==> flow/design.v <==
module reuleaux(input logic clk, input logic rst_n, input logic [2:0] colour,
                input logic [7:0] centre_x, input logic [6:0] centre_y, input logic [7:0] diameter,
                input logic start, output logic done,
                output logic [7:0] vga_x, output logic [6:0] vga_y,
                output logic [2:0] vga_colour, output logic vga_plot);
     logic [7:0] offset_y;
     logic load_offset_y;
     logic reset_offset_y;
     logic [7:0] offset_x;
     logic load_offset_x;
     logic reset_offset_x;
     logic signed [9:0] crit;
     logic load_crit_a;
     logic load_crit_b;
     logic reset_crit;
     logic [7:0] c_x3;                                       
     assign c_x3 = centre_x;
     logic [6:0] c_y3;                                       
     logic [50:0] c_y3_temp;
     assign c_y3_temp = (centre_y - ((diameter * 30'b100010011010011010101001111101) / 30'b111011100110101100101000000000));
    logic [50:0] c_y3_temp_2;
    assign c_y3_temp_2 = c_y3_temp[50] ? -c_y3_temp : c_y3_temp;
     assign c_y3 = c_y3_temp_2[6:0];
     logic [7:0] c_x1;                                       
     assign c_x1 = (centre_x + diameter/8'b00000010);
     logic [6:0] c_y1;                                       
     logic [50:0] c_y1_temp; 
     assign c_y1_temp = (centre_y + ((diameter * 30'b010001001101001101010100111110) / 30'b111011100110101100101000000000));
     assign c_y1 = c_y1_temp[6:0];
     logic [7:0] c_x2;                                       
     logic [50:0] c_x2_temp;
     logic [50:0] c_x2_temp_2;
     assign c_x2_temp = (centre_x - diameter/8'b00000010);
     assign c_x2_temp_2 = c_x2_temp[50] ? -c_x2_temp : c_x2_temp;
     assign c_x2 = c_x2_temp_2[7:0];
     logic [6:0] c_y2;                                       
     logic [50:0] c_y2_temp;
     assign c_y2_temp = (centre_y + ((diameter * 30'b010001001101001101010100111110) / 30'b111011100110101100101000000000));
     assign c_y2 = c_y2_temp[6:0];
     register_r_offset_y rroy(clk, start, offset_y, load_offset_y, reset_offset_y);
     register_r_offset_x rrox(clk, start, offset_x, load_offset_x, diameter, reset_offset_x);
     register_r_crit rrc(clk, start, crit, load_crit_a, load_crit_b, offset_y, offset_x, diameter, reset_crit);
     logic [5:0] state;
     statemachine_mooremachine_r smr(clk, start, offset_y, offset_x, crit, state);
     statemachine_combinational_r scr(state, offset_y, offset_x, colour,
                                       load_offset_y, load_offset_x, 
                                       load_crit_a, load_crit_b,
                                        vga_x, vga_y, vga_colour, vga_plot, done,
                                        c_x1, c_y1,
                                        c_x2, c_y2,
                                        c_x3, c_y3,
                                        reset_crit,
                                        reset_offset_x,
                                        reset_offset_y, c_y3_temp, c_x2_temp);
endmodule
module register_r_offset_y(input logic clk, input logic start,              
            output logic [7:0] offset_y, input logic load_offset_y, input logic reset_offset_y);
            always_ff @(posedge clk) begin
            if (start == 1'b0 || reset_offset_y == 1'b1)
                offset_y <= 8'b00000000;
            else if (load_offset_y == 1'b1)
                offset_y <= offset_y + 8'b00000001;
            else
                offset_y <= offset_y;
        end
endmodule
module register_r_offset_x(input logic clk, input logic start,              
            output logic [7:0] offset_x, input logic load_offset_x, input logic [7:0] diameter,
            input logic reset_offset_x);
            always_ff @(posedge clk) begin
            if (start == 1'b0 || reset_offset_x == 1'b1)
                offset_x <= diameter;
            else if (load_offset_x == 1'b1)
                offset_x <= offset_x - 8'b00000001;
            else
                offset_x <= offset_x;
        end
endmodule
module register_r_crit(input logic clk, 
                                input logic start, 
                                output logic [9:0] crit, 
                                input logic load_crit_a, 
                                input logic load_crit_b, 
                                input logic [7:0] offset_y, 
                                input logic [7:0] offset_x,
                                input logic [7:0] diameter,
                                input logic reset_crit);
          always_ff @(posedge clk) begin
            if (start == 1'b0 || reset_crit == 1'b1)
                crit <= (8'b00000001 - diameter);
            else if (load_crit_a == 1'b1)
                crit <= (crit + 8'b00000010 * offset_y + 1);
            else if (load_crit_b == 1'b1)
                crit <= (crit + 8'b00000010 * (offset_y - offset_x) + 8'b00000001);
            else
                crit <= crit;
        end        
endmodule
module statemachine_mooremachine_r(input logic clk, input logic start, 
                                   input logic [7:0] offset_y, input logic [7:0] offset_x, 
                                   input logic [9:0] crit, 
                                   output logic [5:0] state);
    logic [5:0] present_state;
    always @(posedge clk) begin
        if (start == 1'b0) begin  
            present_state = 6'b000000;
        end else begin
            case(present_state)
             6'b000000: present_state = 6'b000001;
             6'b000001: if (offset_y <= offset_x)
                            present_state = 6'b000010;
                            else
                            present_state = 6'b101100;
             6'b000010: present_state = 6'b000011;
             6'b000011: present_state = 6'b000100;
             6'b000100: present_state = 6'b000101;
             6'b000101: present_state = 6'b000110;
             6'b000110: present_state = 6'b000111;
             6'b000111: present_state = 6'b001000;
             6'b001000: present_state = 6'b001001;
             6'b001001: present_state = 6'b001010;
             6'b001010: present_state = 6'b001011;
             6'b001011: if (crit[9] == 1'b1)
                            present_state = 6'b001100;
                            else
                            present_state = 6'b001101;
             6'b001100: present_state = 6'b000001;
             6'b001101: present_state = 6'b001110;
             6'b001110: present_state = 6'b000001;
             6'b101100: present_state = 6'b001111;
             6'b001111: if (offset_y <= offset_x)
                            present_state = 6'b010000;
                            else
                            present_state = 6'b101101;
             6'b010000: present_state = 6'b010001;
             6'b010001: present_state = 6'b010010;
             6'b010010: present_state = 6'b010011;
             6'b010011: present_state = 6'b010100;
             6'b010100: present_state = 6'b010101;
             6'b010101: present_state = 6'b010110;
             6'b010110: present_state = 6'b010111;
             6'b010111: present_state = 6'b011000;
             6'b011000: present_state = 6'b011001;
             6'b011001: if (crit[9] == 1'b1)
                            present_state = 6'b011010;
                            else
                            present_state = 6'b011011;
             6'b011010: present_state = 6'b001111;
             6'b011011: present_state = 6'b011100;
             6'b011100: present_state = 6'b001111;
             6'b101101: present_state = 6'b011101;
             6'b011101: if (offset_y <= offset_x)
                            present_state = 6'b011110;
                            else
                            present_state = 6'b101011;
             6'b011110: present_state = 6'b011111;
             6'b011111: present_state = 6'b100000;
             6'b100000: present_state = 6'b100001;
             6'b100001: present_state = 6'b100010;
             6'b100010: present_state = 6'b100011;
             6'b100011: present_state = 6'b100100;
             6'b100100: present_state = 6'b100101;
             6'b100101: present_state = 6'b100110;
             6'b100110: present_state = 6'b100111;
             6'b100111: if (crit[9] == 1'b1)
                            present_state = 6'b101000;
                            else
                            present_state = 6'b101001;
             6'b101000: present_state = 6'b011101;
             6'b101001: present_state = 6'b101010;
             6'b101010: present_state = 6'b011101;
             6'b101011: present_state = 6'b101011;
            default: present_state = 4'bxxxx;
            endcase
        end
        state = present_state;
    end
endmodule
module statemachine_combinational_r(input logic [5:0] state, 
                                    input logic [7:0] offset_y, 
                                    input logic [7:0] offset_x,
                                    input logic [2:0] colour,
                                    output logic load_offset_y, 
                                    output logic load_offset_x, 
                                    output logic load_crit_a,
                                    output logic load_crit_b,
                                    output logic [7:0] vga_x, 
                                    output logic [6:0] vga_y, 
                                    output logic [2:0] vga_colour, 
                                    output logic vga_plot, 
                                    output logic done,
                                    input logic [7:0] c_x1, input logic [6:0] c_y1,
                                    input logic [7:0] c_x2, input logic [6:0] c_y2,
                                    input logic [7:0] c_x3, input logic [6:0] c_y3,
                                    output logic reset_crit,
                                    output logic reset_offset_x,
                                    output logic reset_offset_y,
                                    input logic [50:0] c_y3_temp,
                                    input logic [50:0] c_x2_temp);
     always @(state or offset_y or offset_x or c_x1 or c_y1 or 
                                               c_x2 or c_y2 or 
                                               c_x3 or c_y3 or colour or c_y3_temp or c_x2_temp) begin
        case(state)
        6'b000000: begin
                load_offset_y <=    1'b0;
                load_offset_x <=    1'b0;
                load_crit_a <=      1'b0;
                load_crit_b <=      1'b0;
                vga_x <=            8'b00000000;
                vga_y <=            7'b0000000;
                vga_colour <=       3'b000;
                vga_plot <=         1'b0;
                reset_crit <=       1'b0;
                reset_offset_x <=   1'b0;
                reset_offset_y <=   1'b0;
                done <= 1'b0;
            end
            6'b000001: begin
                load_offset_y <=    1'b0;
                load_offset_x <=    1'b0;
                load_crit_a <=      1'b0;
                load_crit_b <=      1'b0;
                vga_x <=            8'b00000000;
                vga_y <=            7'b0000000;
                vga_colour <=       3'b000;
                vga_plot <=         1'b0; 
                reset_crit <=       1'b0;
                reset_offset_x <=   1'b0;
                reset_offset_y <=   1'b0;
                done <= 1'b0;
            end
            6'b000010: begin
                load_offset_y <=    1'b0;
                load_offset_x <=    1'b0;
                load_crit_a <=      1'b0;
                load_crit_b <=      1'b0;
                if (c_y3_temp[50] == 1'b1) begin
                    vga_x <=            c_x3 + offset_x;
                    vga_y <=            c_y3 + offset_y - (2 * c_y3);
                    if ((c_x3 + offset_x) > 159 || (c_y3 + offset_y - (2 * c_y3)) > 119) begin
                        vga_colour <=       colour;
                        vga_plot <=         1'b0; 
                    end else if ((c_y3 + offset_y - (2 * c_y3)) <= c_y1 ) begin
                        vga_colour <=       colour;
                        vga_plot <=         1'b0; 
                    end
                    else begin
                        vga_colour <=       colour;
                        vga_plot <=         1'b1; 
                    end
                end else begin
                    vga_x <=            c_x3 + offset_x;
                    vga_y <=            c_y3 + offset_y;
                    if ((c_x3 + offset_x) > 159 || (c_y3 + offset_y) > 119) begin
                        vga_colour <=       colour;
                        vga_plot <=         1'b0; 
                    end else if ((c_y3 + offset_y) <= c_y1) begin
                        vga_colour <=       colour;
                        vga_plot <=         1'b0; 
                    end
                    else begin
                        vga_colour <=       colour;
                        vga_plot <=         1'b1; 
                    end
                end
                reset_crit <=       1'b0;
                reset_offset_x <=   1'b0;
                reset_offset_y <=   1'b0;
                done <= 1'b0;
            end
            6'b000011: begin
                load_offset_y <=    1'b0;
                load_offset_x <=    1'b0;
                load_crit_a <=      1'b0;
                load_crit_b <=      1'b0;
                if (c_y3_temp[50] == 1'b1) begin
                    vga_x <=            c_x3 + offset_y;
                    vga_y <=            c_y3 + offset_x[6:0] - (2 * c_y3);
                    if ((c_x3 + offset_y) > 159 || (c_y3 + offset_x - (2 * c_y3)) > 119) begin
                        vga_colour <=       colour;
                        vga_plot <=         1'b0; 
                    end else if ((c_y3 + offset_x - (2 * c_y3)) <= c_y1) begin
                        vga_colour <=       colour;
                        vga_plot <=         1'b0; 
                    end
                    else begin
                        vga_colour <=       colour;
                        vga_plot <=         1'b1; 
                    end
                end else begin
                    vga_x <=            c_x3 + offset_y;
                    vga_y <=            c_y3 + offset_x[6:0];
                    if ((c_x3 + offset_y) > 159 || (c_y3 + offset_x) > 119) begin
                        vga_colour <=       colour;
                        vga_plot <=         1'b0; 
                    end else if ((c_y3 + offset_x) <= c_y1) begin
                        vga_colour <=       colour;
                        vga_plot <=         1'b0; 
                    end
                    else begin
                        vga_colour <=       colour;
                        vga_plot <=         1'b1; 
                    end
                end
                reset_crit <=       1'b0;
                reset_offset_x <=   1'b0;
                reset_offset_y <=   1'b0;
                done <= 1'b0;
            end
            6'b000100: begin
                load_offset_y <=    1'b0;
                load_offset_x <=    1'b0;
                load_crit_a <=      1'b0;
                load_crit_b <=      1'b0;
                if (c_y3_temp[50] == 1'b1) begin
                    vga_x <=            c_x3 - offset_x;
                    vga_y <=            c_y3 + offset_y - (2 * c_y3);
                    if ((c_x3 - offset_x) > 159 || (c_y3 + offset_y - (2 * c_y3)) > 119) begin
                        vga_colour <=       colour;
                        vga_plot <=         1'b0; 
                    end else if ((c_y3 + offset_y - (2 * c_y3)) <= c_y1) begin
                        vga_colour <=       colour;
                        vga_plot <=         1'b0; 
                    end
                    else begin
                        vga_colour <=       colour;
                        vga_plot <=         1'b1; 
                    end 
                    end else begin
                    vga_x <=            c_x3 - offset_x;
                    vga_y <=            c_y3 + offset_y;
                    if ((c_x3 - offset_x) > 159 || (c_y3 + offset_y) > 119) begin
                        vga_colour <=       colour;
                        vga_plot <=         1'b0; 
                    end else if ((c_y3 + offset_y) <= c_y1) begin
                        vga_colour <=       colour;
                        vga_plot <=         1'b0; 
                    end
                    else begin
                        vga_colour <=       colour;
                        vga_plot <=         1'b1; 
                    end 
                end
                reset_crit <=       1'b0;
                reset_offset_x <=   1'b0;
                reset_offset_y <=   1'b0;
                done <= 1'b0;
            end
            6'b000101: begin
                load_offset_y <=    1'b0;
                load_offset_x <=    1'b0;
                load_crit_a <=      1'b0;
                load_crit_b <=      1'b0;
                if (c_y3_temp[50] == 1'b1) begin
                    vga_x <=            c_x3 - offset_y;
                    vga_y <=            c_y3 + offset_x[6:0] - (2 * c_y3);
                    if ((c_x3 - offset_y) > 159 || (c_y3 + offset_x - (2 * c_y3)) > 119) begin
                        vga_colour <=       colour;
                        vga_plot <=         1'b0; 
                    end else if ((c_y3 + offset_x - (2 * c_y3)) <= c_y1) begin
                        vga_colour <=       colour;
                        vga_plot <=         1'b0; 
                    end
                    else begin
                        vga_colour <=       colour;
                        vga_plot <=         1'b1; 
                end 
                end else begin
                    vga_x <=            c_x3 - offset_y;
                    vga_y <=            c_y3 + offset_x[6:0];
                    if ((c_x3 - offset_y) > 159 || (c_y3 + offset_x) > 119) begin
                        vga_colour <=       colour;
                        vga_plot <=         1'b0; 
                    end else if ((c_y3 + offset_x) <= c_y1) begin
                        vga_colour <=       colour;
                        vga_plot <=         1'b0; 
                    end
                    else begin
                        vga_colour <=       colour;
                        vga_plot <=         1'b1; 
                end 
                end
                reset_crit <=       1'b0;
                reset_offset_x <=   1'b0;
                reset_offset_y <=   1'b0;
                done <= 1'b0;
            end
            6'b000110: begin
                load_offset_y <=    1'b0;
                load_offset_x <=    1'b0;
                load_crit_a <=      1'b0;
                load_crit_b <=      1'b0; 
                if (c_y3_temp[50] == 1'b1) begin
                    vga_x <=            c_x3 - offset_x;
                    vga_y <=            c_y3 - offset_y - (2 * c_y3);
                    if ((c_x3 - offset_x) > 159 || (c_y3 - offset_y - (2 * c_y3)) > 119) begin
                        vga_colour <=       colour;
                        vga_plot <=         1'b0; 
                    end else if ((c_y3 - offset_y - (2 * c_y3)) <= c_y1) begin
                        vga_colour <=       colour;
                        vga_plot <=         1'b0; 
                    end
                    else begin
                        vga_colour <=       colour;
                    vga_plot <=         1'b1; 
                end
                end else begin
                    vga_x <=            c_x3 - offset_x;
                    vga_y <=            c_y3 - offset_y;
                    if ((c_x3 - offset_x) > 159 || (c_y3 - offset_y) > 119) begin
                        vga_colour <=       colour;
                        vga_plot <=         1'b0; 
                    end else if ((c_y3 - offset_y) <= c_y1) begin
                        vga_colour <=       colour;
                        vga_plot <=         1'b0; 
                    end
                    else begin
                        vga_colour <=       colour;
                    vga_plot <=         1'b1; 
                end
                end
                reset_crit <=       1'b0;
                reset_offset_x <=   1'b0;
                reset_offset_y <=   1'b0;
                done <= 1'b0;
            end
            6'b000111: begin
                load_offset_y <=    1'b0;
                load_offset_x <=    1'b0;
                load_crit_a <=      1'b0;
                load_crit_b <=      1'b0;
                if (c_y3_temp[50] == 1'b1) begin
                    vga_x <=            c_x3 - offset_y;
                    vga_y <=            c_y3 - offset_x[6:0] - (2 * c_y3);
                    if ((c_x3 - offset_y) > 159 || (c_y3 - offset_x - (2 * c_y3)) > 119) begin
                        vga_colour <=       colour;
                        vga_plot <=         1'b0; 
                    end else if ((c_y3 - offset_x - (2 * c_y3)) <= c_y1) begin
                        vga_colour <=       colour;
                        vga_plot <=         1'b0; 
                    end
                    else begin
                        vga_colour <=       colour;
                        vga_plot <=         1'b1; 
                end
                end else begin
                    vga_x <=            c_x3 - offset_y;
                    vga_y <=            c_y3 - offset_x[6:0];
                    if ((c_x3 - offset_y) > 159 || (c_y3 - offset_x) > 119) begin
                        vga_colour <=       colour;
                        vga_plot <=         1'b0; 
                    end else if ((c_y3 - offset_x) <= c_y1) begin
                        vga_colour <=       colour;
                        vga_plot <=         1'b0; 
                    end
                    else begin
                        vga_colour <=       colour;
                        vga_plot <=         1'b1; 
                end
                end
                reset_crit <=       1'b0;
                reset_offset_x <=   1'b0;
                reset_offset_y <=   1'b0;
                done <= 1'b0;
            end
            6'b001000: begin
                load_offset_y <=    1'b0;
                load_offset_x <=    1'b0;
                load_crit_a <=      1'b0;
                load_crit_b <=      1'b0;
                if (c_y3_temp[50] == 1'b1) begin
                    vga_x <=            c_x3 + offset_x;
                    vga_y <=            c_y3 - offset_y - (2 * c_y3);
                    if ((c_x3 + offset_x) > 159 || (c_y3 - offset_y - (2 * c_y3)) > 119) begin
                        vga_colour <=       colour;
                        vga_plot <=         1'b0; 
                    end else if ((c_y3 - offset_y - (2 * c_y3)) <= c_y1) begin
                        vga_colour <=       colour;
                        vga_plot <=         1'b0; 
                    end
                    else begin
                        vga_colour <=       colour;
                        vga_plot <=         1'b1; 
                    end
                end else begin
                    vga_x <=            c_x3 + offset_x;
                    vga_y <=            c_y3 - offset_y;
                    if ((c_x3 + offset_x) > 159 || (c_y3 - offset_y) > 119) begin
                        vga_colour <=       colour;
                        vga_plot <=         1'b0; 
                    end else if ((c_y3 - offset_y) <= c_y1) begin
                        vga_colour <=       colour;
                        vga_plot <=         1'b0; 
                    end
                    else begin
                        vga_colour <=       colour;
                        vga_plot <=         1'b1; 
                    end
                end
                reset_crit <=       1'b0;
                reset_offset_x <=   1'b0;
                reset_offset_y <=   1'b0;
                done <= 1'b0;
            end
            6'b001001: begin
                load_offset_y <=    1'b0;
                load_offset_x <=    1'b0;
                load_crit_a <=      1'b0;
                load_crit_b <=      1'b0;
                if (c_y3_temp[50] == 1'b1) begin
                    vga_x <=            c_x3 + offset_y;
                    vga_y <=            c_y3 - offset_x[6:0] - (2 * c_y3);
                    if ((c_x3 + offset_y) > 159 || (c_y3 - offset_x - (2 * c_y3)) > 119) begin
                        vga_colour <=       colour;
                        vga_plot <=         1'b0; 
                    end else if ((c_y3 - offset_x - (2 * c_y3)) <= c_y1) begin
                        vga_colour <=       colour;
                        vga_plot <=         1'b0; 
                    end
                    else begin
                        vga_colour <=       colour;
                        vga_plot <=         1'b1; 
                    end  
                end else begin
                    vga_x <=            c_x3 + offset_y;
                    vga_y <=            c_y3 - offset_x[6:0];
                    if ((c_x3 + offset_y) > 159 || (c_y3 - offset_x) > 119) begin
                        vga_colour <=       colour;
                        vga_plot <=         1'b0; 
                    end else if ((c_y3 - offset_x) <= c_y1) begin
                        vga_colour <=       colour;
                        vga_plot <=         1'b0; 
                    end
                    else begin
                        vga_colour <=       colour;
                        vga_plot <=         1'b1; 
                    end 
                end
                reset_crit <=       1'b0;
                reset_offset_x <=   1'b0;
                reset_offset_y <=   1'b0;
                done <= 1'b0;
            end
            6'b001010: begin
                load_offset_y <=    1'b1;
                load_offset_x <=    1'b0;
                load_crit_a <=      1'b0;
                load_crit_b <=      1'b0;
                vga_x <=            8'b00000000;
                vga_y <=            7'b0000000;
                vga_colour <=       3'b000;
                vga_plot <=         1'b0; 
                reset_crit <=       1'b0;
                reset_offset_x <=   1'b0;
                reset_offset_y <=   1'b0;
                done <= 1'b0;
            end
            6'b001011: begin
                load_offset_y <=    1'b0;
                load_offset_x <=    1'b0;
                load_crit_a <=      1'b0;
                load_crit_b <=      1'b0;
                vga_x <=            8'b00000000;
                vga_y <=            7'b0000000;
                vga_colour <=       3'b000;
                vga_plot <=         1'b0; 
                reset_crit <=       1'b0;
                reset_offset_x <=   1'b0;
                reset_offset_y <=   1'b0;
                done <= 1'b0;
            end
            6'b001100: begin
                load_offset_y <=    1'b0;
                load_offset_x <=    1'b0;
                load_crit_a <=      1'b1;
                load_crit_b <=      1'b0;
                vga_x <=            8'b00000000;
                vga_y <=            7'b0000000;
                vga_colour <=       3'b000;
                vga_plot <=         1'b0; 
                reset_crit <=       1'b0;
                reset_offset_x <=   1'b0;
                reset_offset_y <=   1'b0;
                done <= 1'b0;
            end
            6'b001101: begin
                load_offset_y <=    1'b0;
                load_offset_x <=    1'b1;
                load_crit_a <=      1'b0;
                load_crit_b <=      1'b0;
                vga_x <=            8'b00000000;
                vga_y <=            7'b0000000;
                vga_colour <=       3'b000;
                vga_plot <=         1'b0; 
                reset_crit <=       1'b0;
                reset_offset_x <=   1'b0;
                reset_offset_y <=   1'b0;
                done <= 1'b0;
            end
            6'b001110: begin
                load_offset_y <=    1'b0;
                load_offset_x <=    1'b0;
                load_crit_a <=      1'b0;
                load_crit_b <=      1'b1;
                vga_x <=            8'b00000000;
                vga_y <=            7'b0000000;
                vga_colour <=       3'b000;
                vga_plot <=         1'b0; 
                reset_crit <=       1'b0;
                reset_offset_x <=   1'b0;
                reset_offset_y <=   1'b0;
                done <= 1'b0;
            end
            6'b101100: begin
                load_offset_y <=    1'b0;
                load_offset_x <=    1'b0;
                load_crit_a <=      1'b0;
                load_crit_b <=      1'b0;
                vga_x <=            8'b00000000;
                vga_y <=            7'b0000000;
                vga_colour <=       3'b000;
                vga_plot <=         1'b0; 
                reset_crit <=       1'b1;
                reset_offset_x <=   1'b1;
                reset_offset_y <=   1'b1;
                done <= 1'b0;
            end
            6'b001111: begin
                load_offset_y <=    1'b0;
                load_offset_x <=    1'b0;
                load_crit_a <=      1'b0;
                load_crit_b <=      1'b0;
                vga_x <=            8'b00000000;
                vga_y <=            7'b0000000;
                vga_colour <=       3'b000;
                vga_plot <=         1'b0; 
                reset_crit <=       1'b0;
                reset_offset_x <=   1'b0;
                reset_offset_y <=   1'b0;
                done <= 1'b0;
            end
            6'b010000: begin
                load_offset_y <=    1'b0;
                load_offset_x <=    1'b0;
                load_crit_a <=      1'b0;
                load_crit_b <=      1'b0;
                vga_x <=            c_x1 + offset_x;
                vga_y <=            c_y1 + offset_y;
                if ((c_x1 + offset_x) > 159 || (c_y1 + offset_y) > 119) begin
                    vga_colour <=       colour;
                    vga_plot <=         1'b0; 
                end else if ((c_x1 + offset_x) > c_x3) begin
                    vga_colour <=       colour;
                    vga_plot <=         1'b0; 
                end else if ((c_y1 + offset_y) > c_y1) begin
                    vga_colour <=       colour;
                    vga_plot <=         1'b0; 
                end
                else begin
                    vga_colour <=       colour;
                    vga_plot <=         1'b1; 
                end
                reset_crit <=       1'b0;
                reset_offset_x <=   1'b0;
                reset_offset_y <=   1'b0;
                done <= 1'b0;
            end
            6'b010001: begin
                load_offset_y <=    1'b0;
                load_offset_x <=    1'b0;
                load_crit_a <=      1'b0;
                load_crit_b <=      1'b0;
                vga_x <=            c_x1 + offset_y;
                vga_y <=            c_y1 + offset_x;
                if ((c_x1 + offset_y) > 159 || (c_y1 + offset_x) > 119) begin
                    vga_colour <=       colour;
                    vga_plot <=         1'b0; 
                end else if ((c_x1 + offset_y) > c_x3) begin
                    vga_colour <=       colour;
                    vga_plot <=         1'b0; 
                end else if ((c_y1 + offset_x) > c_y1) begin
                    vga_colour <=       colour;
                    vga_plot <=         1'b0; 
                end
                else begin
                    vga_colour <=       colour;
                    vga_plot <=         1'b1; 
                end
                reset_crit <=       1'b0;
                reset_offset_x <=   1'b0;
                reset_offset_y <=   1'b0;
                done <= 1'b0;
            end
            6'b010010: begin
                load_offset_y <=    1'b0;
                load_offset_x <=    1'b0;
                load_crit_a <=      1'b0;
                load_crit_b <=      1'b0;
                vga_x <=            c_x1 - offset_x;
                vga_y <=            c_y1 + offset_y;
                if ((c_x1 - offset_x) > 159 || (c_y1 + offset_y) > 119) begin
                    vga_colour <=       colour;
                    vga_plot <=         1'b0; 
                end else if ((c_x1 - offset_x) > c_x3) begin
                    vga_colour <=       colour;
                    vga_plot <=         1'b0; 
                end else if ((c_y1 + offset_y) > c_y1) begin
                    vga_colour <=       colour;
                    vga_plot <=         1'b0; 
                end
                else begin
                    vga_colour <=       colour;
                    vga_plot <=         1'b1; 
                end 
                reset_crit <=       1'b0;
                reset_offset_x <=   1'b0;
                reset_offset_y <=   1'b0;
                done <= 1'b0;
            end
            6'b010011: begin
                load_offset_y <=    1'b0;
                load_offset_x <=    1'b0;
                load_crit_a <=      1'b0;
                load_crit_b <=      1'b0;
                vga_x <=            c_x1 - offset_y;
                vga_y <=            c_y1 + offset_x;
                if ((c_x1 - offset_y) > 159 || (c_y1 + offset_x) > 119) begin
                    vga_colour <=       colour;
                    vga_plot <=         1'b0; 
                end else if ((c_x1 - offset_y) > c_x3) begin
                    vga_colour <=       colour;
                    vga_plot <=         1'b0; 
                end else if ((c_y1 + offset_x) > c_y1) begin
                    vga_colour <=       colour;
                    vga_plot <=         1'b0; 
                end
                else begin
                    vga_colour <=       colour;
                    vga_plot <=         1'b1; 
                end 
                reset_crit <=       1'b0;
                reset_offset_x <=   1'b0;
                reset_offset_y <=   1'b0;
                done <= 1'b0;
            end
            6'b010100: begin
                load_offset_y <=    1'b0;
                load_offset_x <=    1'b0;
                load_crit_a <=      1'b0;
                load_crit_b <=      1'b0;
                vga_x <=            c_x1 - offset_x;
                vga_y <=            c_y1 - offset_y;
                if ((c_x1 - offset_x) > 159 || (c_y1 - offset_y) > 119) begin
                    vga_colour <=       colour;
                    vga_plot <=         1'b0; 
                end else if ((c_x1 - offset_x) > c_x3) begin
                    vga_colour <=       colour;
                    vga_plot <=         1'b0; 
                end else if ((c_y1 - offset_y) > c_y1) begin
                    vga_colour <=       colour;
                    vga_plot <=         1'b0; 
                end
                else begin
                    vga_colour <=       colour;
                    vga_plot <=         1'b1; 
                end 
                reset_crit <=       1'b0;
                reset_offset_x <=   1'b0;
                reset_offset_y <=   1'b0;
                done <= 1'b0;
            end
            6'b010101: begin
                load_offset_y <=    1'b0;
                load_offset_x <=    1'b0;
                load_crit_a <=      1'b0;
                load_crit_b <=      1'b0;
                vga_x <=            c_x1 - offset_y;
                vga_y <=            c_y1 - offset_x;
                if ((c_x1 - offset_y) > 159 || (c_y1 - offset_x) > 119) begin
                    vga_colour <=       colour;
                    vga_plot <=         1'b0; 
                end else if ((c_x1 - offset_y) > c_x3) begin
                    vga_colour <=       colour;
                    vga_plot <=         1'b0; 
                end else if ((c_y1 - offset_x) > c_y1) begin
                    vga_colour <=       colour;
                    vga_plot <=         1'b0; 
                end
                else begin
                    vga_colour <=       colour;
                    vga_plot <=         1'b1; 
                end
                reset_crit <=       1'b0;
                reset_offset_x <=   1'b0;
                reset_offset_y <=   1'b0;
                done <= 1'b0;
            end
            6'b010110: begin
                load_offset_y <=    1'b0;
                load_offset_x <=    1'b0;
                load_crit_a <=      1'b0;
                load_crit_b <=      1'b0;
                vga_x <=            c_x1 + offset_x;
                vga_y <=            c_y1 - offset_y;
                if ((c_x1 + offset_x) > 159 || (c_y1 - offset_y) > 119) begin
                    vga_colour <=       colour;
                    vga_plot <=         1'b0; 
                end else if ((c_x1 + offset_x) > c_x3) begin
                    vga_colour <=       colour;
                    vga_plot <=         1'b0; 
                end else if ((c_y1 - offset_y) > c_y1) begin
                    vga_colour <=       colour;
                    vga_plot <=         1'b0; 
                end
                else begin
                    vga_colour <=       colour;
                    vga_plot <=         1'b1; 
                end
                reset_crit <=       1'b0;
                reset_offset_x <=   1'b0;
                reset_offset_y <=   1'b0;
                done <= 1'b0;
            end
            6'b010111: begin
                load_offset_y <=    1'b0;
                load_offset_x <=    1'b0;
                load_crit_a <=      1'b0;
                load_crit_b <=      1'b0;
                vga_x <=            c_x1 + offset_y;
                vga_y <=            c_y1 - offset_x;
                if ((c_x1 + offset_y) > 159 || (c_y1 - offset_x) > 119) begin
                    vga_colour <=       colour;
                    vga_plot <=         1'b0; 
                end else if ((c_x1 + offset_y) > c_x3) begin
                    vga_colour <=       colour;
                    vga_plot <=         1'b0; 
                end else if ((c_y1 - offset_x) > c_y1) begin
                    vga_colour <=       colour;
                    vga_plot <=         1'b0; 
                end
                else begin
                    vga_colour <=       colour;
                    vga_plot <=         1'b1; 
                end 
                reset_crit <=       1'b0;
                reset_offset_x <=   1'b0;
                reset_offset_y <=   1'b0;
                done <= 1'b0;
            end
            6'b011000: begin
                load_offset_y <=    1'b1;
                load_offset_x <=    1'b0;
                load_crit_a <=      1'b0;
                load_crit_b <=      1'b0;
                vga_x <=            8'b00000000;
                vga_y <=            7'b0000000;
                vga_colour <=       3'b000;
                vga_plot <=         1'b0; 
                reset_crit <=       1'b0;
                reset_offset_x <=   1'b0;
                reset_offset_y <=   1'b0;
                done <= 1'b0;
            end
            6'b011001: begin
                load_offset_y <=    1'b0;
                load_offset_x <=    1'b0;
                load_crit_a <=      1'b0;
                load_crit_b <=      1'b0;
                vga_x <=            8'b00000000;
                vga_y <=            7'b0000000;
                vga_colour <=       3'b000;
                vga_plot <=         1'b0; 
                reset_crit <=       1'b0;
                reset_offset_x <=   1'b0;
                reset_offset_y <=   1'b0;
                done <= 1'b0;
            end
            6'b011010: begin
                load_offset_y <=    1'b0;
                load_offset_x <=    1'b0;
                load_crit_a <=      1'b1;
                load_crit_b <=      1'b0;
                vga_x <=            8'b00000000;
                vga_y <=            7'b0000000;
                vga_colour <=       3'b000;
                vga_plot <=         1'b0; 
                reset_crit <=       1'b0;
                reset_offset_x <=   1'b0;
                reset_offset_y <=   1'b0;
                done <= 1'b0;
            end
            6'b011011: begin
                load_offset_y <=    1'b0;
                load_offset_x <=    1'b1;
                load_crit_a <=      1'b0;
                load_crit_b <=      1'b0;
                vga_x <=            8'b00000000;
                vga_y <=            7'b0000000;
                vga_colour <=       3'b000;
                vga_plot <=         1'b0; 
                reset_crit <=       1'b0;
                reset_offset_x <=   1'b0;
                reset_offset_y <=   1'b0;
                done <= 1'b0;
            end
            6'b011100: begin
                load_offset_y <=    1'b0;
                load_offset_x <=    1'b0;
                load_crit_a <=      1'b0;
                load_crit_b <=      1'b1;
                vga_x <=            8'b00000000;
                vga_y <=            7'b0000000;
                vga_colour <=       3'b000;
                vga_plot <=         1'b0; 
                reset_crit <=       1'b0;
                reset_offset_x <=   1'b0;
                reset_offset_y <=   1'b0;
                done <= 1'b0;
            end
            6'b101101: begin
                load_offset_y <=    1'b0;
                load_offset_x <=    1'b0;
                load_crit_a <=      1'b0;
                load_crit_b <=      1'b0;
                vga_x <=            8'b00000000;
                vga_y <=            7'b0000000;
                vga_colour <=       3'b000;
                vga_plot <=         1'b0; 
                reset_crit <=       1'b1;
                reset_offset_x <=   1'b1;
                reset_offset_y <=   1'b1;
                done <= 1'b0;
            end
            6'b011101: begin
                load_offset_y <=    1'b0;
                load_offset_x <=    1'b0;
                load_crit_a <=      1'b0;
                load_crit_b <=      1'b0;
                vga_x <=            8'b00000000;
                vga_y <=            7'b0000000;
                vga_colour <=       3'b000;
                vga_plot <=         1'b0; 
                reset_crit <=       1'b0;
                reset_offset_x <=   1'b0;
                reset_offset_y <=   1'b0;
                done <= 1'b0;
            end
            6'b011110: begin
                load_offset_y <=    1'b0;
                load_offset_x <=    1'b0;
                load_crit_a <=      1'b0;
                load_crit_b <=      1'b0;
                if (c_x2_temp[50] == 1'b1) begin
                    vga_x <=            c_x2 + offset_x - (2 * c_x2);
                    vga_y <=            c_y2 + offset_y;
                    if ((c_x2 + offset_x - (2 * c_x2)) > 159 || (c_y2 + offset_y) > 119) begin
                        vga_colour <=       colour;
                        vga_plot <=         1'b0; 
                    end else if ((c_x2 + offset_x - (2 * c_x2)) < c_x3) begin
                        vga_colour <=       colour;
                        vga_plot <=         1'b0; 
                    end else if ((c_y2 + offset_y) > c_y1) begin
                        vga_colour <=       colour;
                        vga_plot <=         1'b0; 
                    end
                    else begin
                        vga_colour <=       colour;
                        vga_plot <=         1'b1; 
                    end
                end else begin
                    vga_x <=            c_x2 + offset_x;
                    vga_y <=            c_y2 + offset_y;
                    if ((c_x2 + offset_x) > 159 || (c_y2 + offset_y) > 119) begin
                        vga_colour <=       colour;
                        vga_plot <=         1'b0; 
                    end else if ((c_x2 + offset_x) < c_x3) begin
                        vga_colour <=       colour;
                        vga_plot <=         1'b0; 
                    end else if ((c_y2 + offset_y) > c_y1) begin
                        vga_colour <=       colour;
                        vga_plot <=         1'b0; 
                    end
                    else begin
                        vga_colour <=       colour;
                        vga_plot <=         1'b1; 
                    end
                end
                reset_crit <=       1'b0;
                reset_offset_x <=   1'b0;
                reset_offset_y <=   1'b0;
                done <= 1'b0;
            end
            6'b011111: begin
                load_offset_y <=    1'b0;
                load_offset_x <=    1'b0;
                load_crit_a <=      1'b0;
                load_crit_b <=      1'b0;
                if (c_x2_temp[50] == 1'b1) begin
                    vga_x <=            c_x2 + offset_y - (2 * c_x2);
                    vga_y <=            c_y2 + offset_x;
                    if ((c_x2 + offset_y - (2 * c_x2)) > 159 || (c_y2 + offset_x) > 119) begin
                        vga_colour <=       colour;
                        vga_plot <=         1'b0; 
                    end else if ((c_x2 + offset_y - (2 * c_x2)) < c_x3) begin
                        vga_colour <=       colour;
                        vga_plot <=         1'b0; 
                    end else if ((c_y2 + offset_x) > c_y1) begin
                        vga_colour <=       colour;
                        vga_plot <=         1'b0; 
                    end
                    else begin
                        vga_colour <=       colour;
                        vga_plot <=         1'b1; 
                    end
                end else begin
                    vga_x <=            c_x2 + offset_y;
                    vga_y <=            c_y2 + offset_x;
                    if ((c_x2 + offset_y) > 159 || (c_y2 + offset_x) > 119) begin
                        vga_colour <=       colour;
                        vga_plot <=         1'b0; 
                    end else if ((c_x2 + offset_y) < c_x3) begin
                        vga_colour <=       colour;
                        vga_plot <=         1'b0; 
                    end else if ((c_y2 + offset_x) > c_y1) begin
                        vga_colour <=       colour;
                        vga_plot <=         1'b0; 
                    end
                    else begin
                        vga_colour <=       colour;
                        vga_plot <=         1'b1; 
                    end
                end
                reset_crit <=       1'b0;
                reset_offset_x <=   1'b0;
                reset_offset_y <=   1'b0;
                done <= 1'b0;
            end
            6'b100000: begin
                load_offset_y <=    1'b0;
                load_offset_x <=    1'b0;
                load_crit_a <=      1'b0;
                load_crit_b <=      1'b0;
                if (c_x2_temp[50] == 1'b1) begin
                    vga_x <=            c_x2 - offset_x - (2 * c_x2);
                    vga_y <=            c_y2 + offset_y;
                    if ((c_x2 - offset_x - (2 * c_x2)) > 159 || (c_y2 + offset_y) > 119) begin
                        vga_colour <=       colour;
                        vga_plot <=         1'b0; 
                    end else if ((c_x2 - offset_x - (2 * c_x2)) < c_x3) begin
                        vga_colour <=       colour;
                        vga_plot <=         1'b0; 
                    end else if ((c_y2 + offset_y) > c_y1) begin
                        vga_colour <=       colour;
                        vga_plot <=         1'b0; 
                    end
                    else begin
                        vga_colour <=       colour;
                        vga_plot <=         1'b1; 
                    end 
                end else begin
                    vga_x <=            c_x2 - offset_x;
                    vga_y <=            c_y2 + offset_y;
                    if ((c_x2 - offset_x) > 159 || (c_y2 + offset_y) > 119) begin
                        vga_colour <=       colour;
                        vga_plot <=         1'b0; 
                    end else if ((c_x2 - offset_x) < c_x3) begin
                        vga_colour <=       colour;
                        vga_plot <=         1'b0; 
                    end else if ((c_y2 + offset_y) > c_y1) begin
                        vga_colour <=       colour;
                        vga_plot <=         1'b0; 
                    end
                    else begin
                        vga_colour <=       colour;
                        vga_plot <=         1'b1; 
                    end 
                end
                reset_crit <=       1'b0;
                reset_offset_x <=   1'b0;
                reset_offset_y <=   1'b0;
                done <= 1'b0;
            end
            6'b100001: begin
                load_offset_y <=    1'b0;
                load_offset_x <=    1'b0;
                load_crit_a <=      1'b0;
                load_crit_b <=      1'b0;
                if (c_x2_temp[50] == 1'b1) begin
                    vga_x <=            c_x2 - offset_y - (2 * c_x2);
                    vga_y <=            c_y2 + offset_x;
                    if ((c_x2 - offset_y - (2 * c_x2)) > 159 || (c_y2 + offset_x) > 119) begin
                        vga_colour <=       colour;
                        vga_plot <=         1'b0; 
                    end else if ((c_x2 - offset_y - (2 * c_x2)) < c_x3) begin
                        vga_colour <=       colour;
                        vga_plot <=         1'b0; 
                    end else if ((c_y2 + offset_x) > c_y1) begin
                        vga_colour <=       colour;
                        vga_plot <=         1'b0; 
                    end
                    else begin
                        vga_colour <=       colour;
                        vga_plot <=         1'b1; 
                    end
                end else begin
                    vga_x <=            c_x2 - offset_y;
                    vga_y <=            c_y2 + offset_x;
                    if ((c_x2 - offset_y) > 159 || (c_y2 + offset_x) > 119) begin
                        vga_colour <=       colour;
                        vga_plot <=         1'b0; 
                    end else if ((c_x2 - offset_y) < c_x3) begin
                        vga_colour <=       colour;
                        vga_plot <=         1'b0; 
                    end else if ((c_y2 + offset_x) > c_y1) begin
                        vga_colour <=       colour;
                        vga_plot <=         1'b0; 
                    end
                    else begin
                        vga_colour <=       colour;
                        vga_plot <=         1'b1; 
                    end 
                end
                reset_crit <=       1'b0;
                reset_offset_x <=   1'b0;
                reset_offset_y <=   1'b0;
                done <= 1'b0;
            end
            6'b100010: begin
                load_offset_y <=    1'b0;
                load_offset_x <=    1'b0;
                load_crit_a <=      1'b0;
                load_crit_b <=      1'b0;
                if (c_x2_temp[50] == 1'b1) begin
                    vga_x <=            c_x2 - offset_x - (2 * c_x2);
                    vga_y <=            c_y2 - offset_y;
                    if ((c_x2 - offset_x - (2 * c_x2)) > 159 || (c_y2 - offset_y) > 119) begin
                        vga_colour <=       colour;
                        vga_plot <=         1'b0; 
                    end else if ((c_x2 - offset_x - (2 * c_x2)) < c_x3) begin
                        vga_colour <=       colour;
                        vga_plot <=         1'b0; 
                    end else if ((c_y2 - offset_y) > c_y1) begin
                        vga_colour <=       colour;
                        vga_plot <=         1'b0; 
                    end
                    else begin
                        vga_colour <=       colour;
                        vga_plot <=         1'b1; 
                    end 
                end else begin
                    vga_x <=            c_x2 - offset_x;
                    vga_y <=            c_y2 - offset_y;
                    if ((c_x2 - offset_x) > 159 || (c_y2 - offset_y) > 119) begin
                        vga_colour <=       colour;
                        vga_plot <=         1'b0; 
                    end else if ((c_x2 - offset_x) < c_x3) begin
                        vga_colour <=       colour;
                        vga_plot <=         1'b0; 
                    end else if ((c_y2 - offset_y) > c_y1) begin
                        vga_colour <=       colour;
                        vga_plot <=         1'b0; 
                    end
                    else begin
                        vga_colour <=       colour;
                        vga_plot <=         1'b1; 
                    end 
                end
                reset_crit <=       1'b0;
                reset_offset_x <=   1'b0;
                reset_offset_y <=   1'b0;
                done <= 1'b0;
            end
            6'b100011: begin
                load_offset_y <=    1'b0;
                load_offset_x <=    1'b0;
                load_crit_a <=      1'b0;
                load_crit_b <=      1'b0;
                if (c_x2_temp[50] == 1'b1) begin
                    vga_x <=            c_x2 - offset_y - (2 * c_x2);
                    vga_y <=            c_y2 - offset_x;
                    if ((c_x2 - offset_y - (2 * c_x2)) > 159 || (c_y2 - offset_x) > 119) begin
                        vga_colour <=       colour;
                        vga_plot <=         1'b0; 
                    end else if ((c_x2 - offset_y - (2 * c_x2)) < c_x3) begin
                        vga_colour <=       colour;
                        vga_plot <=         1'b0; 
                    end else if ((c_y2 - offset_x) > c_y1) begin
                        vga_colour <=       colour;
                        vga_plot <=         1'b0; 
                    end
                    else begin
                        vga_colour <=       colour;
                        vga_plot <=         1'b1; 
                    end
                end else begin
                    vga_x <=            c_x2 - offset_y;
                    vga_y <=            c_y2 - offset_x;
                    if ((c_x2 - offset_y) > 159 || (c_y2 - offset_x) > 119) begin
                        vga_colour <=       colour;
                        vga_plot <=         1'b0; 
                    end else if ((c_x2 - offset_y) < c_x3) begin
                        vga_colour <=       colour;
                        vga_plot <=         1'b0; 
                    end else if ((c_y2 - offset_x) > c_y1) begin
                        vga_colour <=       colour;
                        vga_plot <=         1'b0; 
                    end
                    else begin
                        vga_colour <=       colour;
                        vga_plot <=         1'b1; 
                    end
                end
                reset_crit <=       1'b0;
                reset_offset_x <=   1'b0;
                reset_offset_y <=   1'b0;
                done <= 1'b0;
            end
            6'b100100: begin
                load_offset_y <=    1'b0;
                load_offset_x <=    1'b0;
                load_crit_a <=      1'b0;
                load_crit_b <=      1'b0;
                if (c_x2_temp[50] == 1'b1) begin
                    vga_x <=            c_x2 + offset_x - (2 * c_x2);
                    vga_y <=            c_y2 - offset_y;
                    if ((c_x2 + offset_x - (2 * c_x2)) > 159 || (c_y2 - offset_y) > 119) begin
                        vga_colour <=       colour;
                        vga_plot <=         1'b0; 
                    end else if ((c_x2 + offset_x - (2 * c_x2)) < c_x3) begin
                        vga_colour <=       colour;
                        vga_plot <=         1'b0; 
                    end else if ((c_y2 - offset_y) > c_y1) begin
                        vga_colour <=       colour;
                        vga_plot <=         1'b0; 
                    end
                    else begin
                        vga_colour <=       colour;
                        vga_plot <=         1'b1; 
                    end
                end else begin
                    vga_x <=            c_x2 + offset_x;
                    vga_y <=            c_y2 - offset_y;
                    if ((c_x2 + offset_x) > 159 || (c_y2 - offset_y) > 119) begin
                        vga_colour <=       colour;
                        vga_plot <=         1'b0; 
                    end else if ((c_x2 + offset_x) < c_x3) begin
                        vga_colour <=       colour;
                        vga_plot <=         1'b0; 
                    end else if ((c_y2 - offset_y) > c_y1) begin
                        vga_colour <=       colour;
                        vga_plot <=         1'b0; 
                    end
                    else begin
                        vga_colour <=       colour;
                        vga_plot <=         1'b1; 
                    end
                end
                reset_crit <=       1'b0;
                reset_offset_x <=   1'b0;
                reset_offset_y <=   1'b0;
                done <= 1'b0;
            end
            6'b100101: begin
                load_offset_y <=    1'b0;
                load_offset_x <=    1'b0;
                load_crit_a <=      1'b0;
                load_crit_b <=      1'b0;
                if (c_x2_temp[50] == 1'b1) begin
                    vga_x <=            c_x2 + offset_y - (2 * c_x2);
                    vga_y <=            c_y2 - offset_x;
                    if ((c_x2 + offset_y - (2 * c_x2)) > 159 || (c_y2 - offset_x) > 119) begin
                        vga_colour <=       colour;
                        vga_plot <=         1'b0; 
                    end else if ((c_x2 + offset_y - (2 * c_x2)) < c_x3) begin
                        vga_colour <=       colour;
                        vga_plot <=         1'b0; 
                    end else if ((c_y2 - offset_x) > c_y1) begin
                        vga_colour <=       colour;
                        vga_plot <=         1'b0; 
                    end
                    else begin
                        vga_colour <=       colour;
                        vga_plot <=         1'b1; 
                    end 
                end else begin
                    vga_x <=            c_x2 + offset_y;
                    vga_y <=            c_y2 - offset_x;
                    if ((c_x2 + offset_y) > 159 || (c_y2 - offset_x) > 119) begin
                        vga_colour <=       colour;
                        vga_plot <=         1'b0; 
                    end else if ((c_x2 + offset_y) < c_x3) begin
                        vga_colour <=       colour;
                        vga_plot <=         1'b0; 
                    end else if ((c_y2 - offset_x) > c_y1) begin
                        vga_colour <=       colour;
                        vga_plot <=         1'b0; 
                    end
                    else begin
                        vga_colour <=       colour;
                        vga_plot <=         1'b1; 
                    end 
                end
                reset_crit <=       1'b0;
                reset_offset_x <=   1'b0;
                reset_offset_y <=   1'b0;
                done <= 1'b0;
            end
            6'b100110: begin
                load_offset_y <=    1'b1;
                load_offset_x <=    1'b0;
                load_crit_a <=      1'b0;
                load_crit_b <=      1'b0;
                vga_x <=            8'b00000000;
                vga_y <=            7'b0000000;
                vga_colour <=       3'b000;
                vga_plot <=         1'b0; 
                reset_crit <=       1'b0;
                reset_offset_x <=   1'b0;
                reset_offset_y <=   1'b0;
                done <= 1'b0;
            end
            6'b100111: begin
                load_offset_y <=    1'b0;
                load_offset_x <=    1'b0;
                load_crit_a <=      1'b0;
                load_crit_b <=      1'b0;
                vga_x <=            8'b00000000;
                vga_y <=            7'b0000000;
                vga_colour <=       3'b000;
                vga_plot <=         1'b0; 
                reset_crit <=       1'b0;
                reset_offset_x <=   1'b0;
                reset_offset_y <=   1'b0;
                done <= 1'b0;
            end
            6'b101000: begin
                load_offset_y <=    1'b0;
                load_offset_x <=    1'b0;
                load_crit_a <=      1'b1;
                load_crit_b <=      1'b0;
                vga_x <=            8'b00000000;
                vga_y <=            7'b0000000;
                vga_colour <=       3'b000;
                vga_plot <=         1'b0; 
                reset_crit <=       1'b0;
                reset_offset_x <=   1'b0;
                reset_offset_y <=   1'b0;
                done <= 1'b0;
            end
            6'b101001: begin
                load_offset_y <=    1'b0;
                load_offset_x <=    1'b1;
                load_crit_a <=      1'b0;
                load_crit_b <=      1'b0;
                vga_x <=            8'b00000000;
                vga_y <=            7'b0000000;
                vga_colour <=       3'b000;
                vga_plot <=         1'b0; 
                reset_crit <=       1'b0;
                reset_offset_x <=   1'b0;
                reset_offset_y <=   1'b0;
                done <= 1'b0;
            end
            6'b101010: begin
                load_offset_y <=    1'b0;
                load_offset_x <=    1'b0;
                load_crit_a <=      1'b0;
                load_crit_b <=      1'b1;
                vga_x <=            8'b00000000;
                vga_y <=            7'b0000000;
                vga_colour <=       3'b000;
                vga_plot <=         1'b0; 
                reset_crit <=       1'b0;
                reset_offset_x <=   1'b0;
                reset_offset_y <=   1'b0;
                done <= 1'b0;
            end
            6'b101011: begin
                load_offset_y <=    1'b0;
                load_offset_x <=    1'b0;
                load_crit_a <=      1'b0;
                load_crit_b <=      1'b0;
                vga_x <=            8'b00000000;
                vga_y <=            7'b0000000;
                vga_colour <=       3'b000;
                vga_plot <=         1'b0; 
                reset_crit <=       1'b0;
                reset_offset_x <=   1'b0;
                reset_offset_y <=   1'b0;
                done <= 1'b1;
            end
            default: begin
                load_offset_y <=    1'bx;
                load_offset_x <=    1'bx;
                load_crit_a <=      1'bx;
                load_crit_b <=      1'bx;
                vga_x <=            8'bxxxxxxxx;
                vga_y <=            7'bxxxxxxx;
                vga_colour <=       3'bxxx;
                vga_plot <=         1'bx; 
                reset_crit <=       1'bx;
                reset_offset_x <=   1'bx;
                reset_offset_y <=   1'bx;
                done <= 1'bx;
            end
        endcase
    end
endmodule
Reports on reuleaux --
The steps from the RTL of reuleaux to its reports follow in flow order. Lines are those of the file above, counted from 1. Cell names lack the library's common part. Not given: -
Design: design top reuleaux, clock input clk, standard-cell library sky130hd, corner tt_025C_1v80

Word-level counts --
Counts by Yosys on the flattened word-level netlist (proc, flatten, opt, wreduce; memories kept). Register bits leave out memories and registers merged into their read ports (data or address). Print and check cells are left out.
Bit counts: bits in registers 32, bits of input ports 29, cells after elaboration 379
Operators by class: add/subtract/negate cells 68, multiply operators 2, divide/modulo/power cells 2, magnitude comparators 53, eq/ne operators 45, multiplexer cells 124, bitwise logic cells 1, reductions and logical operators 80
Operators with widths (number):
- divider 51 x 30 -> 51 bit with constant B | 2
- greater-than comparator 32 x 8 -> 1 bit with constant B | 16
- greater-than comparator 32 x 7 -> 1 bit with constant B | 10
- multiplier 8 x 30 -> 38 bit with constant B | 1
- multiplier 8 x 28 -> 36 bit with constant B | 1
- parallel mux 6 bit (select 40 bit) | 1
- OR reduction 43 bit | 4
- <= comparator 32 x 7 -> 1 bit | 4
- less-than comparator 32 x 8 -> 1 bit | 4
- subtractor 32 x 9 -> 32 bit | 4
- parallel mux 8 bit (select 13 bit) | 1
- equality test 6 x 5 -> 1 bit with constant B | 16
- two-way mux 1 bit | 95
- equality test 6 bit with constant B | 14
- subtractor 32 x 8 -> 32 bit | 2
- subtractor 8 x 8 -> 9 bit | 7
- parallel mux 7 bit (select 9 bit) | 1
- two-way mux 8 bit | 7
- adder 8 x 8 -> 9 bit | 6
- subtractor 7 x 51 -> 51 bit | 1
- equality test 6 x 4 -> 1 bit with constant B | 8
- adder 8 bit | 6
- subtractor 8 bit | 6
- OR reduction 45 bit | 1
- OR reduction 44 bit | 1
- logical OR 1 bit | 41
- adder 7 x 8 -> 9 bit | 4
- subtractor 7 x 8 -> 9 bit | 4
Not listed: further kinds 39, cells in them 107.

Logic depth --
Depth = most cells in a row (Yosys ltp): at word level without a register or memory, in the mapped netlist without a sequential cell, where the memories' decode and read muxes count.
Depth: depth in word-level cells 12, ABC_AREA 1, depth in mapped cells 141, gate-level depth less buffers 136

Synthesis result --
The flow's flattened synthesis, as Yosys stat reports it; memories are mapped. The netlist is that of the ABC_AREA named above (0 if unset); the other value can give another one.
Synthesis totals: cell count 6665, cell area after synthesis 0.0388448 mm2, sequential area 0.0008208 mm2, flip-flops 32
Cells by type:
- ha_1 | number 590, area in all 7382.08 um2
- nand2_1 | number 1841, area in all 6.91E+03 um2
- inv_1 | number 1083, area in all 4.07E+03 um2
- nand3_1 | number 515, area in all 2.58E+03 um2
- xor2_1 | number 281, area in all 2461.11 um2
- nor2_1 | number 616, area in all 2.31E+03 um2
- fa_1 | number 100, area in all 2001.92 um2
- a21oi_1 | number 384, area in all 1.92E+03 um2
- o21ai_0 | number 220, area in all 1.1E+03 um2
- nand2_2 | number 138, area in all 863.328 um2
- nand4_1 | number 99, area in all 619.344 um2
- edfxtp_1 | number 18, area in all 540.518 um2
- o21bai_1 | number 71, area in all 533.011 um2
- xnor2_1 | number 51, area in all 446.678 um2
- nand2_4 | number 25, area in all 281.52 um2
- dfxtp_1 | number 14, area in all 280.269 um2
- nor3_1 | number 56, area in all 280.269 um2
- nor2_2 | number 40, area in all 250.24 um2
Other cell types: 59; their cells: 523.

Path before layout --
Source: OpenSTA report_checks on the synthesized netlist (no wires, ideal clock, input and output delay 20% of the period each), path of least setup slack; recovery checks are left aside. Register names are those of the netlist, which keeps one name where synthesis merged equal registers.
Path after synthesis: path type input to output, from in diameter[2], to out vga_plot, period 40.0 ns, external input delay 8.000 ns, data arrival time 24.723 ns, path slack 7.277 ns, path delay 16.723 ns, driving pins on the path 118, synthesis period reached 32.723 ns
"path delay" is the arrival time less input delay plus setup time. At an output port there is no setup time. "driving pins on the path": output pins that drive a net of the path, with the launching flip-flop's if there is one; two outputs of one cell count as two. "synthesis period reached" = period - worst setup slack (recovery checks aside). The figure is calculated, with input and output delays left at 20% of the set period. The rows between start and end are the longest chain of elaborated cells between them; the timing report does not say that the signal goes this way. Where chains are equally long, one stands for them. A line is the first line of the expression or statement that the cell stems from. Yosys adds cells for indexed reads and writes and turns some case tables into memories.
Between the ends, after synthesis: cell sequence inv_1 fa_1 inv_1 ha_1 fa_1 inv_1 fa_1 inv_1 ha_1 nand2_1 inv_1 nand2_1 inv_1 nand2_1 nand2_2 nand2_1 nand2_1 nand2_1 [... 82 more ...] a21oi_1 o21ai_0 a21oi_1 nand2_1 ha_1 inv_1 nand4_1 nor2_1 nand3b_1 a21oi_1 nand4_1 nor3_1 nand3_1 o31ai_1 nand2_1 nand2_1 a221oi_1 nand4_1, length of the longest elaborated chain 12
RTL lines, path after synthesis:
- start, declared | RTL line 2 | input logic [7:0] centre_x, input logic [6:0] centre_y, input logic [7:0] diameter,
- multiplier 8 x 30 -> 38 bit | RTL line 20 | assign c_y3_temp = (centre_y - ((diameter * 30'b100010011010011010101001111101) / 30'b111011100110101100101000 ...
- divider 51 x 30 -> 51 bit | RTL line 20
- subtractor 7 x 51 -> 51 bit | RTL line 20
- negator 7 bit | RTL line 22 | assign c_y3_temp_2 = c_y3_temp[50] ? -c_y3_temp : c_y3_temp;
- two-way mux 7 bit | RTL line 22
- subtractor 7 x 8 -> 9 bit | RTL line 516 | end else if ((c_y3 - offset_x - (2 * c_y3)) <= c_y1) begin
- subtractor 32 x 8 -> 32 bit | RTL line 516
- <= comparator 32 x 7 -> 1 bit | RTL line 516
- two-way mux 1 bit | RTL line 516
- two-way mux 1 bit | RTL line 513 | if ((c_x3 + offset_y) > 159 || (c_y3 - offset_x - (2 * c_y3)) > 119) begin
- two-way mux 1 bit | RTL line 510 | if (c_y3_temp[50] == 1'b1) begin
- parallel mux 1 bit (select 25 bit) | RTL line 203 | case(state)
- end, declared | RTL line 5 | output logic [2:0] vga_colour, output logic vga_plot);

Worst path after layout --
From the final timing report of flow run 1: the path of least setup slack in the routed layout; clock arrival at registers is part of the times.
Path post-layout: path type input to output, from in diameter[3], to out vga_plot, period 54.9 ns, external input delay 10.98 ns, data arrival time 34.33 ns, path slack 9.59 ns, driving pins on the path 117
The rows between start and end are the longest chain of elaborated cells between them; the timing report does not say that the signal goes this way. Where chains are equally long, one stands for them.
Between the ends, post-layout: cell sequence clkdlybuf4s50_1 inv_1 fa_1 inv_1 ha_1 fa_1 inv_1 fa_1 inv_1 ha_1 nand2_1 inv_1 nand2_1 nand2_1 nand2_1 nand3_1 nand2_1 nand2_1 [... 81 more ...] o21ai_0 a21oi_1 nand2_1 ha_1 inv_1 nand4_1 nor2_1 nand3b_1 a21oi_1 nand4_1 nor3_1 nand3_1 o31ai_1 nand2_1 nand2_1 a221oi_1 nand4_1 clkdlybuf4s50_1, length of the longest elaborated chain 12
RTL lines, path post-layout:
- start, declared | RTL line 2 | input logic [7:0] centre_x, input logic [6:0] centre_y, input logic [7:0] diameter,
- multiplier 8 x 30 -> 38 bit | RTL line 20 | assign c_y3_temp = (centre_y - ((diameter * 30'b100010011010011010101001111101) / 30'b111011100110101100101000 ...
- divider 51 x 30 -> 51 bit | RTL line 20
- subtractor 7 x 51 -> 51 bit | RTL line 20
- negator 7 bit | RTL line 22 | assign c_y3_temp_2 = c_y3_temp[50] ? -c_y3_temp : c_y3_temp;
- two-way mux 7 bit | RTL line 22
- subtractor 7 x 8 -> 9 bit | RTL line 516 | end else if ((c_y3 - offset_x - (2 * c_y3)) <= c_y1) begin
- subtractor 32 x 8 -> 32 bit | RTL line 516
- <= comparator 32 x 7 -> 1 bit | RTL line 516
- two-way mux 1 bit | RTL line 516
- two-way mux 1 bit | RTL line 513 | if ((c_x3 + offset_y) > 159 || (c_y3 - offset_x - (2 * c_y3)) > 119) begin
- two-way mux 1 bit | RTL line 510 | if (c_y3_temp[50] == 1'b1) begin
- parallel mux 1 bit (select 25 bit) | RTL line 203 | case(state)
- end, declared | RTL line 5 | output logic [2:0] vga_colour, output logic vga_plot);

Measured data: module reuleaux, platform sky130hd, 4 stored runs of the flow under differing settings, order arbitrary. Input and output delays are each 20% of the period that was set; the output load is 0.01 pF.
"period achieved" is the run's clock period less its worst setup slack. It is reckoned from that one timing run; input and output delays stay at 20% of the period that was set.

[flow run 1] flow files
==> flow/run.sh <==
#!/bin/bash
# the make line also repeats the synthesis and layout settings of config.mk as NAME=value (left out here)
make -C /OpenROAD-flow-scripts/flow DESIGN_CONFIG=/design/flow/config.mk WORK_HOME=/design/flow/orfs CLKGATE_MAP_FILE= finish
==> flow/config.mk <==
export PLATFORM = sky130hd
export DESIGN_NAME = reuleaux
export DESIGN_NICKNAME = reuleaux
export VERILOG_FILES = /design/flow/design.v
export SDC_FILE = /design/flow/constraint.sdc
export NUM_CORES = 4
export LEC_CHECK = 0
export ABC_AREA = 1
export CAP_MARGIN = 35
export CORE_ASPECT_RATIO = 1.28
export CORE_MARGIN = 2
export CORE_UTILIZATION = 64
export CTS_CLUSTER_DIAMETER = 390
export CTS_CLUSTER_SIZE = 33
export GPL_ROUTABILITY_DRIVEN = 1
export HOLD_SLACK_MARGIN = 0.15
export MAX_ROUTING_LAYER = met5
export MIN_ROUTING_LAYER = met1
export PLACE_DENSITY_LB_ADDON = 0.27
export SLEW_MARGIN = 20
export TNS_END_PERCENT = 75
==> flow/constraint.sdc <==
create_clock -name core_clock -period 54.9 [get_ports {clk}]
set_input_delay 10.9800 -clock core_clock [delete_from_list [all_inputs] [get_ports {clk}]]
set_output_delay 10.9800 -clock core_clock [all_outputs]
set_load 0.01 [all_outputs]

[flow run 1] result: post-synthesis cell area 0.0388448 mm2; die outline area 0.0626968 mm2; post-route utilization 66.7 %; standard-cell area after routing 0.0401948 mm2; worst hold slack 0.650 ns; period achieved 45.312 ns; worst slack on setup checks 9.588 ns

[flow run 2] flow files
==> flow/run.sh <==
#!/bin/bash
# the make line also repeats the synthesis and layout settings of config.mk as NAME=value (left out here)
make -C /OpenROAD-flow-scripts/flow DESIGN_CONFIG=/design/flow/config.mk WORK_HOME=/design/flow/orfs CLKGATE_MAP_FILE= finish
==> flow/config.mk <==
export PLATFORM = sky130hd
export DESIGN_NAME = reuleaux
export DESIGN_NICKNAME = reuleaux
export VERILOG_FILES = /design/flow/design.v
export SDC_FILE = /design/flow/constraint.sdc
export NUM_CORES = 4
export LEC_CHECK = 0
export CAP_MARGIN = 20
export CELL_PAD_IN_SITES_DETAIL_PLACEMENT = 2
export CORE_MARGIN = 10
export CORE_UTILIZATION = 49
export CTS_CLUSTER_DIAMETER = 293
export GPL_TIMING_DRIVEN = 0
export PLACE_DENSITY = 0.48
export SLEW_MARGIN = 35
export TNS_END_PERCENT = 5
==> flow/constraint.sdc <==
create_clock -name core_clock -period 29.0 [get_ports {clk}]
set_input_delay 5.8000 -clock core_clock [delete_from_list [all_inputs] [get_ports {clk}]]
set_output_delay 5.8000 -clock core_clock [all_outputs]
set_load 0.01 [all_outputs]

[flow run 2] result: incomplete, placement halted on DPL-0033

[flow run 3] flow files
==> flow/run.sh <==
#!/bin/bash
# the make line also repeats the synthesis and layout settings of config.mk as NAME=value (left out here)
make -C /OpenROAD-flow-scripts/flow DESIGN_CONFIG=/design/flow/config.mk WORK_HOME=/design/flow/orfs CLKGATE_MAP_FILE= finish
==> flow/config.mk <==
export PLATFORM = sky130hd
export DESIGN_NAME = reuleaux
export DESIGN_NICKNAME = reuleaux
export VERILOG_FILES = /design/flow/design.v
export SDC_FILE = /design/flow/constraint.sdc
export NUM_CORES = 4
export LEC_CHECK = 0
export CAP_MARGIN = 20
export CORE_MARGIN = 2
export CORE_UTILIZATION = 40
export SETUP_SLACK_MARGIN = 3.05
export SLEW_MARGIN = 20
==> flow/constraint.sdc <==
create_clock -name core_clock -period 39.2 [get_ports {clk}]
set_input_delay 7.8400 -clock core_clock [delete_from_list [all_inputs] [get_ports {clk}]]
set_output_delay 7.8400 -clock core_clock [all_outputs]
set_load 0.01 [all_outputs]

[flow run 3] result: post-synthesis cell area 0.0356342 mm2; die outline area 0.0914881 mm2; post-route utilization 47.5 %; standard-cell area after routing 0.0419502 mm2; worst hold slack 0.646 ns; period achieved 35.598 ns; worst slack on setup checks 3.602 ns

[flow run 4] flow files
==> flow/run.sh <==
#!/bin/bash
# the make line also repeats the synthesis and layout settings of config.mk as NAME=value (left out here)
make -C /OpenROAD-flow-scripts/flow DESIGN_CONFIG=/design/flow/config.mk WORK_HOME=/design/flow/orfs CLKGATE_MAP_FILE= finish
==> flow/config.mk <==
export PLATFORM = sky130hd
export DESIGN_NAME = reuleaux
export DESIGN_NICKNAME = reuleaux
export VERILOG_FILES = /design/flow/design.v
export SDC_FILE = /design/flow/constraint.sdc
export NUM_CORES = 4
export LEC_CHECK = 0
export ABC_AREA = 0
export CAP_MARGIN = 20
export CELL_PAD_IN_SITES_GLOBAL_PLACEMENT = 1
export CORE_ASPECT_RATIO = 1.3
export CORE_MARGIN = 5
export CORE_UTILIZATION = 15
export CTS_CLUSTER_DIAMETER = 74
export CTS_CLUSTER_SIZE = 20
export GPL_TIMING_DRIVEN = 0
export MIN_ROUTING_LAYER = met2
export SLEW_MARGIN = 20
==> flow/constraint.sdc <==
create_clock -name core_clock -period 57.2 [get_ports {clk}]
set_input_delay 11.4400 -clock core_clock [delete_from_list [all_inputs] [get_ports {clk}]]
set_output_delay 11.4400 -clock core_clock [all_outputs]
set_load 0.01 [all_outputs]

[flow run 4] result: post-synthesis cell area 0.0356342 mm2; die outline area 0.247493 mm2; post-route utilization 17.1 %; standard-cell area after routing 0.040435 mm2; worst hold slack 0.864 ns; period achieved 51.405 ns; worst slack on setup checks 5.795 ns
